==> flow/design.v <==
`timescale 1ns/1ns
module dma_ahb_fifo_sync_small
     #(parameter FDW =32,   
                 FAW =4,   
                 FULN=4)   
(
       input   wire           rst  
     , input   wire           clr  
     , input   wire           clk
     , output  wire           wr_rdy
     , input   wire           wr_vld
     , input   wire [FDW-1:0] wr_din
     , input   wire           rd_rdy
     , output  wire           rd_vld
     , output  wire [FDW-1:0] rd_dout
     , output  wire           full
     , output  wire           empty
     , output  wire           fullN   
     , output  wire           emptyN  
     , output  reg  [FAW:0]   rd_cnt  
     , output  wire [FAW:0]   wr_cnt  
);
   localparam FDT = 1<<FAW;
   reg  [FAW:0]   fifo_head;  
   reg  [FAW:0]   fifo_tail;  
   reg  [FAW:0]   next_tail;
   reg  [FAW:0]   next_head;
   wire [FAW-1:0] read_addr = (rd_vld&rd_rdy) ? next_head[FAW-1:0]
                                              : fifo_head[FAW-1:0];
   always @(posedge clk or posedge rst) begin
      if (rst) begin
          fifo_tail <= 0;
          next_tail <= 1;
      end else if (clr) begin
          fifo_tail <= 0;
          next_tail <= 1;
      end else begin
          if (!full && wr_vld) begin
              fifo_tail <= next_tail;
              next_tail <= next_tail + 1;
          end 
      end
   end
   always @(posedge clk or posedge rst) begin
      if (rst) begin
          fifo_head <= 0;
          next_head <= 1;
      end else if (clr) begin
          fifo_head <= 0;
          next_head <= 1;
      end else begin
          if (!empty && rd_rdy) begin
              fifo_head <= next_head;
              next_head <= next_head + 1;
          end
      end
   end
   assign  wr_cnt = FDT-rd_cnt;
   always @(posedge clk or posedge rst) begin
      if (rst) begin
         rd_cnt <= 0;
      end else if (clr) begin
         rd_cnt <= 0;
      end else begin
         if (wr_vld&&!full&&(!rd_rdy||(rd_rdy&&empty))) begin
             rd_cnt <= rd_cnt + 1;
         end else
         if (rd_rdy&&!empty&&(!wr_vld||(wr_vld&&full))) begin
             rd_cnt <= rd_cnt - 1;
         end
      end
   end
   assign rd_vld = ~empty;
   assign wr_rdy = ~full;
   assign empty  = (fifo_head == fifo_tail);
   assign full   = (rd_cnt>=FDT);
   assign fullN  = (rd_cnt>=(FDT-FULN));
   assign emptyN = (rd_cnt<=FULN);
   reg [FDW-1:0] Mem [0:FDT-1];
   assign rd_dout  = Mem[fifo_head[FAW-1:0]];
   always @(posedge clk) begin
       if (!full && wr_vld) begin
           Mem[fifo_tail[FAW-1:0]] <= wr_din;
       end
   end
endmodule
`timescale 1ns/1ns
module dma_ahb_csr #(parameter T_ADDR_WID=8)
(
       input   wire                   RESET_N
     , input   wire                   CLK
     , input   wire [T_ADDR_WID-1:0]  T_ADDR
     , input   wire                   T_WREN
     , input   wire                   T_RDEN
     , input   wire [31:0]            T_WDATA
     , output  reg  [31:0]            T_RDATA
     , output  wire                   IRQ
     , output  wire            DMA_EN
     , output  wire            DMA_GO
     , input   wire            DMA_BUSY
     , input   wire            DMA_DONE
     , output  wire  [31:0]    DMA_SRC
     , output  wire  [31:0]    DMA_DST
     , output  wire  [15:0]    DMA_BNUM  
     , output  wire  [ 4:0]    DMA_BURST  
);
   localparam CSRA_NAME0   = 8'h00,
              CSRA_NAME1   = 8'h04,
              CSRA_NAME2   = 8'h08,
              CSRA_NAME3   = 8'h0C,
              CSRA_COMP0   = 8'h10,
              CSRA_COMP1   = 8'h14,
              CSRA_COMP2   = 8'h18,
              CSRA_COMP3   = 8'h1C,
              CSRA_VERSION = 8'h20,
              CSRA_CONTROL = 8'h30,
              CSRA_NUM     = 8'h40,
              CSRA_SOURCE  = 8'h44,
              CSRA_DEST    = 8'h48;
   wire [31:0] csr_name0   = "DMA "; 
   wire [31:0] csr_name1   = "AHB "; 
   wire [31:0] csr_name2   = "    "; 
   wire [31:0] csr_name3   = "    "; 
   wire [31:0] csr_comp0   = "DYNA"; 
   wire [31:0] csr_comp1   = "LITH"; 
   wire [31:0] csr_comp2   = "    "; 
   wire [31:0] csr_comp3   = "    "; 
   wire [31:0] csr_version = 32'h20140429;
   reg         csr_ctl_en;  
   reg         csr_ctl_ip;  
   reg         csr_ctl_ie;  
   reg         csr_num_go;  
   reg  [ 4:0] csr_num_burst;  
   reg  [15:0] csr_num_byte;  
   reg  [31:0] csr_source;  
   reg  [31:0] csr_dest;  
   always @ (posedge CLK or negedge RESET_N) begin
   if (RESET_N==1'b0) begin
       T_RDATA <= 'h0;
   end else begin
      if (T_RDEN) begin
         case (T_ADDR) 
           CSRA_NAME0   : T_RDATA <= csr_name0  ;
           CSRA_NAME1   : T_RDATA <= csr_name1  ;
           CSRA_NAME2   : T_RDATA <= csr_name2  ;
           CSRA_NAME3   : T_RDATA <= csr_name3  ;
           CSRA_COMP0   : T_RDATA <= csr_comp0  ;
           CSRA_COMP1   : T_RDATA <= csr_comp1  ;
           CSRA_COMP2   : T_RDATA <= csr_comp2  ;
           CSRA_COMP3   : T_RDATA <= csr_comp3  ;
           CSRA_VERSION : T_RDATA <= csr_version;
           CSRA_CONTROL : T_RDATA <= {csr_ctl_en  
                                     ,29'h0       
                                     ,csr_ctl_ip  
                                     ,csr_ctl_ie  
                                     };
           CSRA_NUM     : T_RDATA <= {csr_num_go     
                                     ,DMA_BUSY       
                                     ,DMA_DONE       
                                     ,8'h0          
                                     ,csr_num_burst  
                                     ,csr_num_byte   
                                     };
           CSRA_SOURCE  : T_RDATA <= csr_source;
           CSRA_DEST    : T_RDATA <= csr_dest;
           default: begin
                    T_RDATA <=32'h0;
           end
         endcase
      end else T_RDATA <= 'h0;
   end  
   end  
   always @ (posedge CLK or negedge RESET_N) begin
   if (RESET_N==1'b0) begin
       csr_ctl_en    <= 1'b0;
       csr_num_burst <= 1'b1;
       csr_num_byte  <= 16'h0;
       csr_source    <= 32'h0;
       csr_dest      <= 32'h0;
   end else begin
      if (T_WREN) begin
         case (T_ADDR) 
           CSRA_CONTROL : csr_ctl_en  
                          <= T_WDATA[31];
           CSRA_NUM     : begin
                          csr_num_burst  
                          <= (T_WDATA[20:16]<4) ? 1
                           : (T_WDATA[20:16]<8) ? 4
                           : (T_WDATA[20:16]<16) ? 8
                           : 16;
                          csr_num_byte   
                          <= T_WDATA[15:0];
                          end
           CSRA_SOURCE  : csr_source <= T_WDATA;
           CSRA_DEST    : csr_dest <= T_WDATA;
         endcase
      end
   end  
   end  
   always @ (posedge CLK or negedge RESET_N) begin
   if (RESET_N==1'b0) begin
       csr_num_go <= 1'b0;  
   end else begin
       if (T_WREN&&(T_ADDR==CSRA_NUM)) begin
           csr_num_go  <= csr_ctl_en & T_WDATA[31];
       end else begin
           if (DMA_DONE) csr_num_go <= 1'b0;
       end
   end  
   end  
   always @ (posedge CLK or negedge RESET_N) begin
   if (RESET_N==1'b0) begin
       csr_ctl_ie <= 1'b0;  
       csr_ctl_ip <= 1'b0;  
   end else begin
       if (T_WREN&&(T_ADDR==CSRA_CONTROL)) begin
           csr_ctl_ie            <= T_WDATA[0];
           csr_ctl_ip            <= (T_WDATA[1]==1'b1) ? 1'b0 : csr_ctl_ip;
       end else begin
           if (csr_ctl_ie & DMA_GO & DMA_DONE)
               csr_ctl_ip <= 1'b1;
       end
   end  
   end  
   assign IRQ = csr_ctl_ip;
   assign DMA_EN = csr_ctl_en;
   assign DMA_GO = csr_ctl_en & csr_num_go;
   assign DMA_SRC = csr_source;
   assign DMA_DST = csr_dest;
   assign DMA_BNUM = csr_num_byte;
   assign DMA_BURST = csr_num_burst;
endmodule
`timescale  1ns/1ns
module dma_ahb_csr_ahb
(
       input   wire          HRESETn 
     , input   wire          HCLK
     , input   wire          HSEL
     , input   wire  [31:0]  HADDR
     , input   wire  [ 1:0]  HTRANS
     , input   wire          HWRITE
     , input   wire  [ 2:0]  HSIZE
     , input   wire  [ 2:0]  HBURST
     , input   wire  [31:0]  HWDATA
     , output  reg   [31:0]  HRDATA
     , output  wire  [ 1:0]  HRESP
     , input   wire          HREADYin
     , output  reg           HREADYout
     , output  wire          IRQ
     , output  wire          DMA_EN
     , output  wire          DMA_GO
     , input   wire          DMA_BUSY
     , input   wire          DMA_DONE
     , output  wire  [31:0]  DMA_SRC
     , output  wire  [31:0]  DMA_DST
     , output  wire  [15:0]  DMA_BNUM  
     , output  wire  [ 4:0]  DMA_BURST  
);
   assign HRESP = 2'b00;  
   localparam T_ADDR_WID = 8;
   reg  [T_ADDR_WID-1:0] T_ADDR;
   reg                   T_WREN;
   reg                   T_RDEN;
   reg  [31:0]           T_WDATA;  
   wire [31:0]           T_RDATA;  
   reg  [ 2:0]           T_SIZE;
   reg [2:0] state;
   localparam STH_IDLE   = 3'h0,
              STH_WRITE0 = 3'h1,
              STH_WRITE1 = 3'h2,
              STH_READ0  = 3'h3, 
              STH_READ1  = 3'h4;
   always @ (posedge HCLK or negedge HRESETn) begin
       if (HRESETn==0) begin
           HRDATA    <=  ~'h0;
           HREADYout <=  1'b1;
           T_ADDR    <=   'h0;
           T_WREN    <=  1'b0;
           T_RDEN    <=  1'b0;
           T_WDATA   <=  ~'h0;
           T_SIZE    <=  3'h0;
           state     <= STH_IDLE;
       end else begin  
           case (state)
           STH_IDLE: begin
                T_RDEN    <= 1'b0;
                T_WREN    <= 1'b0;
                if (HSEL && HREADYin) begin
                   case (HTRANS)
                   2'b00, 2'b01: begin  
                          HREADYout <= 1'b1;
                          T_RDEN    <= 1'b0;
                          T_WREN    <= 1'b0;
                          state     <= STH_IDLE;
                    end  
                   2'b10, 2'b11: begin  
                          HREADYout <= 1'b0;
                          T_ADDR    <= HADDR[T_ADDR_WID-1:0];
                          T_SIZE    <= HSIZE;
                          if (HWRITE) begin  
                              state  <= STH_WRITE0;
                          end else begin  
                              T_RDEN <= 1'b1;  
                              state  <= STH_READ0;
                          end
                    end  
                   endcase  
                end else begin 
                    T_WREN    <= 1'b0;
                    T_RDEN    <= 1'b0;
                    HREADYout <= 1'b1;
                end
                end  
           STH_WRITE0: begin
                     T_WREN    <= 1'b1;
                     T_WDATA   <= HWDATA;
                     HREADYout <= 1'b1;
                     state     <= STH_WRITE1;
                end  
           STH_WRITE1: begin
                     T_WREN    <= 1'b0;
                     T_WDATA   <= 32'b0;
                     HREADYout <= 1'b1;
                     state     <= STH_IDLE;
                end  
           STH_READ0: begin
                    T_RDEN    <= 1'b0;
                    state     <= STH_READ1;
                end  
           STH_READ1: begin
                    HREADYout <= 1'b1;
                    HRDATA    <= T_RDATA;
                    state     <= STH_IDLE;
                end  
           endcase  
       end  
   end  
   dma_ahb_csr #(.T_ADDR_WID(T_ADDR_WID))
   u_csr (
       .RESET_N   (HRESETn)
     , .CLK       (HCLK   )
     , .T_ADDR    (T_ADDR )
     , .T_WREN    (T_WREN )
     , .T_RDEN    (T_RDEN )
     , .T_WDATA   (T_WDATA)
     , .T_RDATA   (T_RDATA)
     , .IRQ       (IRQ    )
     , .DMA_EN    (DMA_EN   )
     , .DMA_GO    (DMA_GO   )
     , .DMA_BUSY  (DMA_BUSY )
     , .DMA_DONE  (DMA_DONE )
     , .DMA_SRC   (DMA_SRC  )
     , .DMA_DST   (DMA_DST  )
     , .DMA_BNUM  (DMA_BNUM ) 
     , .DMA_BURST (DMA_BURST) 
   );
endmodule
`timescale 1ns/1ns
module dma_ahb_master
(
       input   wire            HRESETn
     , input   wire            HCLK
     , output  reg             HBUSREQ
     , input   wire            HGRANT
     , output  reg   [31:0]    HADDR
     , output  reg   [ 1:0]    HTRANS
     , output  reg             HWRITE
     , output  reg   [ 2:0]    HSIZE
     , output  reg   [ 2:0]    HBURST
     , output  wire  [ 3:0]    HPROT
     , output  reg   [31:0]    HWDATA
     , input   wire  [31:0]    HRDATA
     , input   wire  [ 1:0]    HRESP
     , input   wire            HREADY
     , input   wire            DMA_EN
     , input   wire            DMA_GO
     , output  reg             DMA_BUSY
     , output  reg             DMA_DONE
     , input   wire  [31:0]    DMA_SRC
     , input   wire  [31:0]    DMA_DST
     , input   wire  [15:0]    DMA_BNUM  
     , input   wire  [ 4:0]    DMA_BURST  
);
   assign HPROT  = 4'b0011;
   reg [31:0] dma_rd_addr;
   reg [15:0] dma_rd_bnum;
   reg [ 4:0] dma_rd_burst;
   reg [31:0] dma_rd_data;
   reg [31:0] dma_wr_addr;
   reg [15:0] dma_wr_bnum;
   reg [ 4:0] dma_wr_burst;
   reg [31:0] dma_wr_data;
   reg        dma_wr_data_vld;
   reg [ 6:0] bnum;  
   reg         fifo_wr_vld;
   wire        fifo_wr_rdy;
   reg  [31:0] fifo_wr_dat;
   wire        fifo_rd_vld;
   reg         fifo_rd_rdy;
   wire [31:0] fifo_rd_dat;
   wire        fifo_empty ;
   wire        fifo_full  ;
   localparam ST_READY    = 'h0
            , ST_START    = 'h1
            , ST_RD_ARB_S = 'h2
            , ST_RD_S0    = 'h3
            , ST_RD_S1    = 'h4
            , ST_WR_ARB_S = 'h5
            , ST_WR_S0    = 'h6
            , ST_WR_S1    = 'h7
            , ST_RD_ARB_B = 'h8
            , ST_RD_B0    = 'h9
            , ST_RD_B1    = 'hA
            , ST_RD_B2    = 'hB
            , ST_WR_ARB_B = 'hC
            , ST_WR_B0    = 'hD
            , ST_CHECK    = 'hE
            , ST_DONE     = 'hF;
   reg [3:0] state;
   always @ (posedge HCLK or negedge HRESETn) begin
   if (HRESETn==1'b0) begin
       HBUSREQ         <=  1'b0;
       HADDR           <=~32'h0;
       HTRANS          <=  2'b0;
       HSIZE           <=  3'b0;
       HBURST          <=  3'b0;
       HWRITE          <=  1'b0;
       HWDATA          <=~32'h0;
       DMA_BUSY        <=  1'b0;
       DMA_DONE        <=  1'b0;
       dma_rd_addr     <=~32'h0;
       dma_rd_bnum     <= 16'h0;  
       dma_rd_burst    <=  5'h0;
       dma_rd_data     <=~32'h0;
       dma_wr_addr     <=~32'h0;
       dma_wr_bnum     <= 16'h0;  
       dma_wr_burst    <=  5'h0;
       dma_wr_data     <=~32'h0;
       dma_wr_data_vld <= 1'b0;
       bnum            <=  6'h0;  
       fifo_wr_vld     <=  1'b0;
       fifo_wr_dat     <= 32'h0;
       fifo_rd_rdy     <=  1'b0;
       state           <= ST_READY;
   end else if (DMA_EN==1'b0) begin
       HBUSREQ         <=  1'b0;
       HADDR           <=~32'h0;
       HTRANS          <=  2'b0;
       HSIZE           <=  3'b0;
       HBURST          <=  3'b0;
       HWRITE          <=  1'b0;
       HWDATA          <=~32'h0;
       DMA_BUSY        <=  1'b0;
       DMA_DONE        <=  1'b0;
       dma_rd_addr     <=~32'h0;
       dma_rd_bnum     <= 16'h0;  
       dma_rd_burst    <=  5'h0;
       dma_rd_data     <=~32'h0;
       dma_wr_addr     <=~32'h0;
       dma_wr_bnum     <= 16'h0;  
       dma_wr_burst    <=  5'h0;
       dma_wr_data     <=~32'h0;
       dma_wr_data_vld <= 1'b0;
       bnum            <=  6'h0;  
       fifo_wr_vld     <=  1'b0;
       fifo_wr_dat     <= 32'h0;
       fifo_rd_rdy     <=  1'b0;
       state           <= ST_READY;
   end else begin
   case (state)
   ST_READY: begin
      if ((DMA_GO==1'b1)&&(DMA_BNUM>0)&&(DMA_BURST>0)) begin
          DMA_BUSY     <= 1'b1;
          DMA_DONE     <= 1'b0;
          dma_rd_addr  <= DMA_SRC;
          dma_rd_bnum  <= DMA_BNUM;
          dma_rd_burst <=  5'h0;
          dma_wr_addr  <= DMA_DST;
          dma_wr_bnum  <= DMA_BNUM;
          dma_wr_burst <=  5'h0;
          bnum         <=  6'h0;
          HBUSREQ      <=  1'b1;  
          state        <= ST_START;
      end
      end  
   ST_START: begin
      HBUSREQ <= 1'b1;
      if ( (DMA_BURST==5'h1)||          
           (dma_rd_addr[1:0]!=2'b00)||  
           (dma_rd_bnum<4)||            
           (dma_rd_bnum<(DMA_BURST<<2))) begin
           bnum  <= (dma_rd_addr[1:0]!=2'b00) ? 1
                  : (dma_rd_bnum<4) ? 1
                  : 4;
           state <= ST_RD_ARB_S;
      end else begin
           bnum  <= 4;
           state <= ST_RD_ARB_B;
      end
      end  
   ST_RD_ARB_S: begin
      if (HGRANT&HREADY) begin
          HBUSREQ <= 1'b0;
          HADDR   <= dma_rd_addr;
          HSIZE   <= (bnum==1'b1) ? 3'b000 : 3'b010;  
          HTRANS  <= 2'b10;   
          HBURST  <= 3'b000;  
          state   <= ST_RD_S0;
      end
      end  
   ST_RD_S0: begin
      if (HREADY==1'b1) begin
          HTRANS  <= 2'b00;  
          state   <= ST_RD_S1;
      end
      end  
   ST_RD_S1: begin
      if (HREADY==1'b1) begin
          dma_rd_addr   <= dma_rd_addr + bnum;
          dma_rd_bnum   <= dma_rd_bnum - bnum;
          dma_rd_data   <= HRDATA;
          HBUSREQ       <= 1'b1;
          state         <= ST_WR_ARB_S;
      end
      end  
   ST_WR_ARB_S: begin
      if (HGRANT&HREADY) begin
          HBUSREQ  <= 1'b0;
          HADDR    <= dma_wr_addr;
          HWRITE   <= 1'b1;
          HSIZE   <= (bnum==1'b1) ? 3'b000 : 3'b010;  
          HTRANS   <= 2'b10;  
          HBURST   <= 3'b000;  
          state    <= ST_WR_S0;
      end
      end  
   ST_WR_S0: begin
      if (HREADY==1'b1) begin
          HTRANS      <= 2'b00;  
          HWRITE      <= 1'b0;
          HWDATA      <= dma_rd_data;
          dma_wr_addr <= dma_wr_addr + bnum;
          dma_wr_bnum <= dma_wr_bnum - bnum;
          state       <= ST_WR_S1;
      end
      end  
   ST_WR_S1: begin
      if (HREADY==1'b1) begin
          state       <= ST_CHECK;
      end
      end  
   ST_RD_ARB_B: begin
      if (HGRANT&HREADY) begin
          HADDR   <= dma_rd_addr;
          HSIZE   <= 3'b010;  
          HTRANS  <= 2'b10;   
          case (DMA_BURST)
           4: HBURST <= 3'b011;  
           8: HBURST <= 3'b101;  
          16: HBURST <= 3'b111;  
          default: HBURST <= 3'b001;  
          endcase
          dma_rd_addr  <= dma_rd_addr + bnum;
          dma_rd_burst <= dma_rd_burst + 1;
          state        <= ST_RD_B0;
      end
      end  
   ST_RD_B0: begin
      if (HREADY==1'b1) begin
          if (dma_rd_burst<DMA_BURST) begin
              HADDR        <= dma_rd_addr;
              HTRANS       <= 2'b11;   
              dma_rd_addr  <= dma_rd_addr + bnum;
              dma_rd_burst <= dma_rd_burst + 1;
          end else begin
              HBUSREQ     <= 1'b0;
              HTRANS      <= 2'b00;   
          end
          state <= ST_RD_B1;
      end
      end  
   ST_RD_B1: begin
      if (HREADY==1'b1) begin
          dma_rd_bnum <= dma_rd_bnum - bnum;
          fifo_wr_vld <= 1'b1;
          fifo_wr_dat <= HRDATA;
          if (dma_rd_burst<DMA_BURST) begin
              HADDR        <= dma_rd_addr;
              HTRANS       <= 2'b11;   
              dma_rd_addr  <= dma_rd_addr + bnum;
              dma_rd_burst <= dma_rd_burst + 1;
          end else begin
              HTRANS      <= 2'b00;   
          end
          if (dma_rd_burst==(DMA_BURST-2)) begin
              HBUSREQ     <= 1'b0;
          end
          if (dma_rd_burst==DMA_BURST) begin
              state   <= ST_RD_B2;
          end
      end else begin
          fifo_wr_vld <= 1'b0;
      end
      end  
   ST_RD_B2: begin
      if (HREADY==1'b1) begin
          dma_rd_bnum <= dma_rd_bnum - bnum;
          fifo_wr_vld <= 1'b1;
          fifo_wr_dat <= HRDATA;
          HBUSREQ <= 1'b1;
          state   <= ST_WR_ARB_B;
      end else begin
          fifo_wr_vld <= 1'b0;
      end
      end  
   ST_WR_ARB_B: begin
      fifo_wr_vld <= 1'b0;
      if (HGRANT&HREADY) begin
          HADDR   <= dma_wr_addr;
          HWRITE  <= 1'b1;
          HSIZE   <= 3'b010;  
          HTRANS  <= 2'b10;   
          case (DMA_BURST)
           4: HBURST <= 3'b011;  
           8: HBURST <= 3'b101;  
          16: HBURST <= 3'b111;  
          default: HBURST <= 3'b001;  
          endcase
          dma_wr_addr  <= dma_wr_addr + bnum;
          dma_wr_burst <= dma_wr_burst + 1;
          fifo_rd_rdy  <= 1'b1;
          state        <= ST_WR_B0;
      end
      end  
   ST_WR_B0: begin
      if (HREADY==1'b1) begin
          HWDATA          <= (dma_wr_data_vld) ? dma_wr_data : fifo_rd_dat;
          dma_wr_data_vld <= 1'b0;
          fifo_rd_rdy     <= 1'b1;
          dma_wr_bnum     <= dma_wr_bnum - bnum;
          if (dma_wr_burst<DMA_BURST) begin
              HADDR        <= dma_wr_addr;
              HTRANS       <= 2'b11;   
              dma_wr_addr  <= dma_wr_addr + bnum;
              dma_wr_burst <= dma_wr_burst + 1;
          end else begin
              HWRITE  <= 1'b0;
              HTRANS  <= 2'b00;   
          end
          if (dma_wr_burst==(DMA_BURST-2)) begin
              HBUSREQ <= 1'b0;
          end 
          if (dma_wr_burst==DMA_BURST) begin
              fifo_rd_rdy <= 1'b0;
              state       <= ST_CHECK;
          end
      end else begin
          fifo_rd_rdy     <= 1'b0;
          dma_wr_data_vld <= 1'b1;
          dma_wr_data     <= (dma_wr_data_vld) ? dma_wr_data : fifo_rd_dat;
      end
      end  
   ST_CHECK: begin
      fifo_rd_rdy <= 1'b0;
      if (HREADY==1'b0) begin
      end else if (dma_rd_bnum>0) begin
         HBUSREQ      <= 1'b1;
         dma_rd_burst <= 5'h0;
         dma_wr_burst <= 5'h0;
         state        <= ST_START;
      end else begin
         DMA_BUSY <= 1'b0;
         DMA_DONE <= 1'b1;
         state    <= ST_DONE;
      end
      end  
   ST_DONE: begin
      if (DMA_GO==1'b0) begin
         DMA_DONE <= 1'b0;
         state    <= ST_READY;
      end
      end  
   endcase
   end  
   end  
   dma_ahb_fifo_sync_small
   u_fifo (
       .rst     (~HRESETn   ) 
     , .clr     (1'b0       ) 
     , .clk     (HCLK       )
     , .wr_rdy  (fifo_wr_rdy)
     , .wr_vld  (fifo_wr_vld)
     , .wr_din  (fifo_wr_dat)
     , .rd_rdy  (fifo_rd_rdy)
     , .rd_vld  (fifo_rd_vld)
     , .rd_dout (fifo_rd_dat)
     , .full    (fifo_full  )
     , .empty   (fifo_empty )
     , .fullN   () 
     , .emptyN  () 
     , .rd_cnt  () 
     , .wr_cnt  () 
   );
endmodule
`timescale 1ns/1ns
module dma_ahb_simple
(
       input   wire          HRESETn
     , input   wire          HCLK
     , input   wire          S_HSEL
     , input   wire  [31:0]  S_HADDR
     , input   wire  [ 1:0]  S_HTRANS
     , input   wire          S_HWRITE
     , input   wire  [ 2:0]  S_HSIZE
     , input   wire  [ 2:0]  S_HBURST
     , input   wire  [31:0]  S_HWDATA
     , output  wire  [31:0]  S_HRDATA
     , output  wire  [ 1:0]  S_HRESP
     , input   wire          S_HREADYin
     , output  wire          S_HREADYout
     , output  wire          IRQ
     , output  wire          M_HBUSREQ
     , input   wire          M_HGRANT
     , output  wire  [31:0]  M_HADDR
     , output  wire  [ 1:0]  M_HTRANS
     , output  wire          M_HWRITE
     , output  wire  [ 2:0]  M_HSIZE
     , output  wire  [ 2:0]  M_HBURST
     , output  wire  [ 3:0]  M_HPROT
     , output  wire  [31:0]  M_HWDATA
     , input   wire  [31:0]  M_HRDATA
     , input   wire  [ 1:0]  M_HRESP
     , input   wire          M_HREADY
);
   wire            DMA_EN   ;  
   wire            DMA_GO   ;
   wire            DMA_BUSY ;
   wire            DMA_DONE ;
   wire  [31:0]    DMA_SRC  ;  
   wire  [31:0]    DMA_DST  ;  
   wire  [15:0]    DMA_BNUM ;  
   wire  [ 4:0]    DMA_BURST;  
   dma_ahb_csr_ahb
   u_csr (
       .HRESETn   (HRESETn    )
     , .HCLK      (HCLK       )
     , .HSEL      (S_HSEL     )
     , .HADDR     (S_HADDR    )
     , .HTRANS    (S_HTRANS   )
     , .HWRITE    (S_HWRITE   )
     , .HSIZE     (S_HSIZE    )
     , .HBURST    (S_HBURST   )
     , .HWDATA    (S_HWDATA   )
     , .HRDATA    (S_HRDATA   )
     , .HRESP     (S_HRESP    )
     , .HREADYin  (S_HREADYin )
     , .HREADYout (S_HREADYout)
     , .IRQ       (IRQ        )
     , .DMA_EN    (DMA_EN     )
     , .DMA_GO    (DMA_GO     )
     , .DMA_BUSY  (DMA_BUSY   )
     , .DMA_DONE  (DMA_DONE   )
     , .DMA_SRC   (DMA_SRC    )
     , .DMA_DST   (DMA_DST    )
     , .DMA_BNUM  (DMA_BNUM   )
     , .DMA_BURST (DMA_BURST  )
   );
   dma_ahb_master
   u_master (
       .HRESETn   (HRESETn    )
     , .HCLK      (HCLK       )
     , .HBUSREQ   (M_HBUSREQ  )
     , .HGRANT    (M_HGRANT   )
     , .HADDR     (M_HADDR    )
     , .HTRANS    (M_HTRANS   )
     , .HWRITE    (M_HWRITE   )
     , .HSIZE     (M_HSIZE    )
     , .HBURST    (M_HBURST   )
     , .HPROT     (M_HPROT    )
     , .HWDATA    (M_HWDATA   )
     , .HRDATA    (M_HRDATA   )
     , .HRESP     (M_HRESP    )
     , .HREADY    (M_HREADY   )
     , .DMA_EN    (DMA_EN     )
     , .DMA_GO    (DMA_GO     )
     , .DMA_BUSY  (DMA_BUSY   )
     , .DMA_DONE  (DMA_DONE   )
     , .DMA_SRC   (DMA_SRC    )
     , .DMA_DST   (DMA_DST    )
     , .DMA_BNUM  (DMA_BNUM   )
     , .DMA_BURST (DMA_BURST  )
   );
endmodule
* Step by step through the tools: dma_ahb_simple
What the tools print for dma_ahb_simple, step after step. Line numbers count from 1 in the design file above. Library cell names are shortened. A cell with -- has no value.
Set-up: top dma_ahb_simple, clock input HCLK, library sky130hd, timing corner tt_025C_1v80

* Word-level counts
Source: Yosys, flattened and elaborated, memories not mapped. Widths are those after wreduce. Registers that Yosys merges into a memory's read port (data or address) are not register bits. Print and check cells do not count. Equal cells are merged and count once. Memory sizes are those after Yosys's memory passes, which may raise the word count (mostly to a power of two), join words into wider ones and drop unused or constant bits.
Bit counts: cells after elaboration 412, input bits 113, bits in writable memories 512, memories kept 1, output and inout bits 114, flip-flop bits (word level) 500
Operators by class: mux-type cells 164, order comparisons 11, equality and inequality tests 103, reductions and logical operators 75, bitwise gates (word level) 5, $add $sub $neg 10
Memories:
- u_master.u_fifo.Mem | words 16, bits a word 32, read ports 1, wr ports 1, line 79 | reg [FDW-1:0] Mem [0:FDT-1];
Operators with widths (count):
- 32-bit two-way mux | 33
- 32-bit case mux with 4-bit select | 3
- 32-bit case mux with 10-bit select | 1
- 32-bit case mux with 2-bit select | 2
- 4-bit two-way mux | 21
- 5-bit two-way mux | 16
- 32-bit by 7-bit adder with 32-bit output | 2
- 5-bit by 32-bit == test with 1-bit output | 2
- 4-bit case mux with 16-bit select | 1
- 3-bit inequality test with constant B | 18
- 3-bit by 2-bit inequality test with 1-bit output with constant B | 17
- 16-bit two-way mux | 3
- 1-bit two-way mux | 43
- 5-bit case mux with 4-bit select | 2
- 16-bit by 1-bit > comparator with 1-bit output with constant B | 2
- 4-bit == test with constant B | 8
- 8-bit by 5-bit == test with 1-bit output with constant B | 4
- 16-bit case mux with 2-bit select | 1
- 7-bit two-way mux | 4
- 5-bit by 1-bit adder with 5-bit output with constant B | 5
- 5-bit by 1-bit inequality test with 1-bit output with constant B | 5
- 2-bit OR reduction | 12
- 8-bit by 7-bit == test with 1-bit output with constant B | 3
- 3-bit two-way mux | 8
- 2-bit AND reduction | 11
- 7-bit AND reduction | 3
- 18-bit AND reduction | 1
- 3-bit case mux with 2-bit select | 3
Not listed: further kinds 62, cells in them 134.

* Depth
Longest topological path by Yosys (ltp), each cell counted once; first at word level (registers and memories cut), then after technology mapping (sequential cells cut; the memories' decode and read muxes count).
Logic depth: word-level depth 7, ABC_AREA 1, gate-level depth with buffers 16, mapped depth without buffers 15

* After synthesis
The flow's flattened synthesis, as Yosys stat reports it; memories are mapped. The netlist is that of the ABC_AREA named above (0 if unset); the other value can give another one. Totals and module areas in this step are rounded.
Cell types:
- edfxtp_1 | count 512, total area 1.54E+04 um^2
- dfstp_2 | count 262, total area 6.88E+03 um^2
- nand2_1 | count 1778, total area 6.67E+03 um^2
- dfrtp_1 | count 244, total area 6.11E+03 um^2
- nand3_1 | count 531, total area 2.66E+03 um^2
- inv_1 | count 687, total area 2.58E+03 um^2
- o21ai_0 | count 313, total area 1.57E+03 um^2
- nor2_1 | count 260, total area 975.936 um^2
- a21oi_1 | count 177, total area 885.85 um^2
- clkbuf_1 | count 138, total area 517.997 um^2
- ha_1 | count 30, total area 375.36 um^2
- o21ai_1 | count 67, total area 335.322 um^2
- buf_2 | count 57, total area 285.274 um^2
- xor2_1 | count 32, total area 280.269 um^2
- a22oi_1 | count 34, total area 255.245 um^2
- buf_1 | count 43, total area 161.405 um^2
- nor3_1 | count 26, total area 130.125 um^2
- a31oi_1 | count 19, total area 118.864 um^2
Not listed: further types 34, cells in them 165.
Mapped netlist: standard cells after synthesis 5375, buffer cells 259, flip-flops 1018, area of sequential cells 0.02836 mm^2, chip area (Yosys) 0.04735 mm^2

* Worst setup path after synthesis
Source: OpenSTA report_checks on the synthesized netlist (no wires, ideal clock, input and output delay 20% of the period each), path of least setup slack; recovery checks are left aside. Register names are those of the netlist, which keeps one name where synthesis merged equal registers.
Timing after synthesis: path type reg2reg, start register u_master.u_fifo.rd_cnt[4], end memory u_master.u_fifo.Mem[4][0], launch time at the first pin 0 ps, buffers on the path 0, setup time 421 ps, clock period 4500 ps, stages 6, setup slack 1963 ps, data required time 4079 ps, delay of the path 2537 ps, arrival time 2116 ps, synthesis period reached 2537 ps
"delay of the path" is the arrival time less input delay plus setup time. "stages": output pins that drive a net of the path, with the launching flip-flop's if there is one; two outputs of one cell count as two. "synthesis period reached" is the clock period less the worst setup slack; recovery checks do not enter. This is arithmetic on one report: input and output delays are still those of the set period (20% each). Between the ends stands the longest chain of elaborated cells between them, by number of cells; it is not shown to be the way that was timed. Of several equally long chains one is given. A line is the first line of the expression or statement that the cell stems from. Yosys adds cells for indexed reads and writes and turns some case tables into memories. A register here has more assigning lines than the two given. Only ways into the end's enable, where the timed path ends, are counted here.
On the way, after synthesis: cell sequence dfrtp_1 inv_1 nand2_1 clkinv_1 nand3b_1 nor2_1, length of the longest elaborated chain 4, elaborated cells between the ends (all ways) 5, those cells by class compare (1); mux (2); reduce/logical (2)
Ends and longest elaborated chain, after synthesis:
- start: declaration | line 20 | , output  reg  [FAW:0]   rd_cnt
- start: assignment | line 66 | rd_cnt <= rd_cnt + 1;
- start: assignment | line 69 | rd_cnt <= rd_cnt - 1;
- 5-bit >= comparator | line 76 | assign full   = (rd_cnt>=FDT);
- 1-bit logical NOT | line 82 | if (!full && wr_vld) begin
- 1-bit logical AND | line 82
- 4-bit two-way mux | line 82
- end: declaration | line 79 | reg [FDW-1:0] Mem [0:FDT-1];

* Worst path after layout
From the final timing report of run 1: the path of least setup slack in the routed layout; clock arrival at registers is part of the times. The report prints the path's times to 10 ps; the period is as set.
Timing after layout: path type reg2out, start register u_master.HWDATA[1], end output M_HWDATA[1], clock period 3210 ps, external output delay 640 ps, launch time at the first pin 670 ps, data required time 2570 ps, stages 2, buffers on the path 1, arrival time 1830 ps, setup slack 740 ps
A register here has more assigning lines than the two given.
On the way, after layout: cell sequence dfstp_2 clkdlybuf4s50_1, length of the longest elaborated chain 0, elaborated cells between the ends (all ways) 0, RTL lines with such cells 0
Ends and longest elaborated chain, after layout:
- start: declaration | line 371 | , output  reg   [31:0]    HWDATA
- start: assignment | line 428 | HWDATA          <=~32'h0;
- start: assignment | line 452 | HWDATA          <=~32'h0;
- end: declaration | line 730 | , output  wire  [31:0]  M_HWDATA

--- measured runs ---
Record of 3 stored runs of the RTL-to-layout flow on dma_ahb_simple, platform sky130hd. The runs are unordered. Constraints: input delay and output delay 20% of the set period each, output load 0.01 pF.
By "achieved clock period" is meant the clock period of the run minus its worst setup slack. This is arithmetic on one report: input and output delays are still those of the set period (20% each).
By "allowed time less slack (worst setup path)" is meant the share of the clock period that the worst setup path is allowed (20% is reserved at inputs, 20% at outputs), minus its slack. Clock arrival times at its registers enter into it.
"power consumption" rests on the timing tool's default activity at the inputs, not on a simulated workload.
"allowed time less slack (worst setup path)" is known to 10 ps.
Values from the reports are rounded here.

* Run 1 | settings: ABC_AREA 1; CAP_MARGIN 0; CELL_PAD_IN_SITES_GLOBAL_PLACEMENT 2; CORE_ASPECT_RATIO 1.2; CORE_MARGIN 6; CORE_UTILIZATION 48; CTS_CLUSTER_SIZE 23; GPL_ROUTABILITY_DRIVEN 1; GPL_TIMING_DRIVEN 1; HOLD_SLACK_MARGIN 0.29; MAX_ROUTING_LAYER met4; PLACE_DENSITY_LB_ADDON 0.0; SETUP_SLACK_MARGIN 0.68; SLEW_MARGIN 5; period_ns 3.21 | results: chip area in the Yosys report 0.04735 mm^2; die footprint 0.1064 mm^2; standard-cell area of the final layout 0.05482 mm^2; utilization 56.3%; worst setup slack after layout 736 ps; sum of negative setup slack 0 ps; power consumption 27550 uW; achieved clock period 2474 ps; allowed time less slack (worst setup path) 1830 ps; kind of the worst setup path reg2out
* Run 2 | settings: ABC_AREA 1; CAP_MARGIN 40; CELL_PAD_IN_SITES_GLOBAL_PLACEMENT 2; CORE_MARGIN 6; CORE_UTILIZATION 34; CTS_CLUSTER_SIZE 23; GPL_ROUTABILITY_DRIVEN 1; GPL_TIMING_DRIVEN 1; HOLD_SLACK_MARGIN 0.23; MAX_ROUTING_LAYER met4; PLACE_DENSITY 0.78; SLEW_MARGIN 5; period_ns 3.21 | results: chip area in the Yosys report 0.04735 mm^2; die footprint 0.1484 mm^2; standard-cell area of the final layout 0.05586 mm^2; utilization 40.5%; worst setup slack after layout 364 ps; sum of negative setup slack 0 ps; power consumption 28730 uW; achieved clock period 2846 ps; allowed time less slack (worst setup path) 2200 ps; kind of the worst setup path reg2out
* Run 3 | settings: ABC_AREA 1; CELL_PAD_IN_SITES_DETAIL_PLACEMENT 2; CELL_PAD_IN_SITES_GLOBAL_PLACEMENT 2; CORE_ASPECT_RATIO 0.97; CTS_CLUSTER_DIAMETER 366; GPL_ROUTABILITY_DRIVEN 1; MAX_ROUTING_LAYER met4; MIN_ROUTING_LAYER met2; period_ns 4.5; CAP_MARGIN 20; CORE_MARGIN 2; CORE_UTILIZATION 40; SLEW_MARGIN 20 | results: chip area in the Yosys report 0.04735 mm^2; die footprint 0.1211 mm^2; standard-cell area of the final layout 0.05485 mm^2; utilization 46.6%; worst setup slack after layout 1091 ps; sum of negative setup slack 0 ps; power consumption 20470 uW; achieved clock period 3409 ps; allowed time less slack (worst setup path) 3410 ps; kind of the worst setup path reg2reg
--- end ---
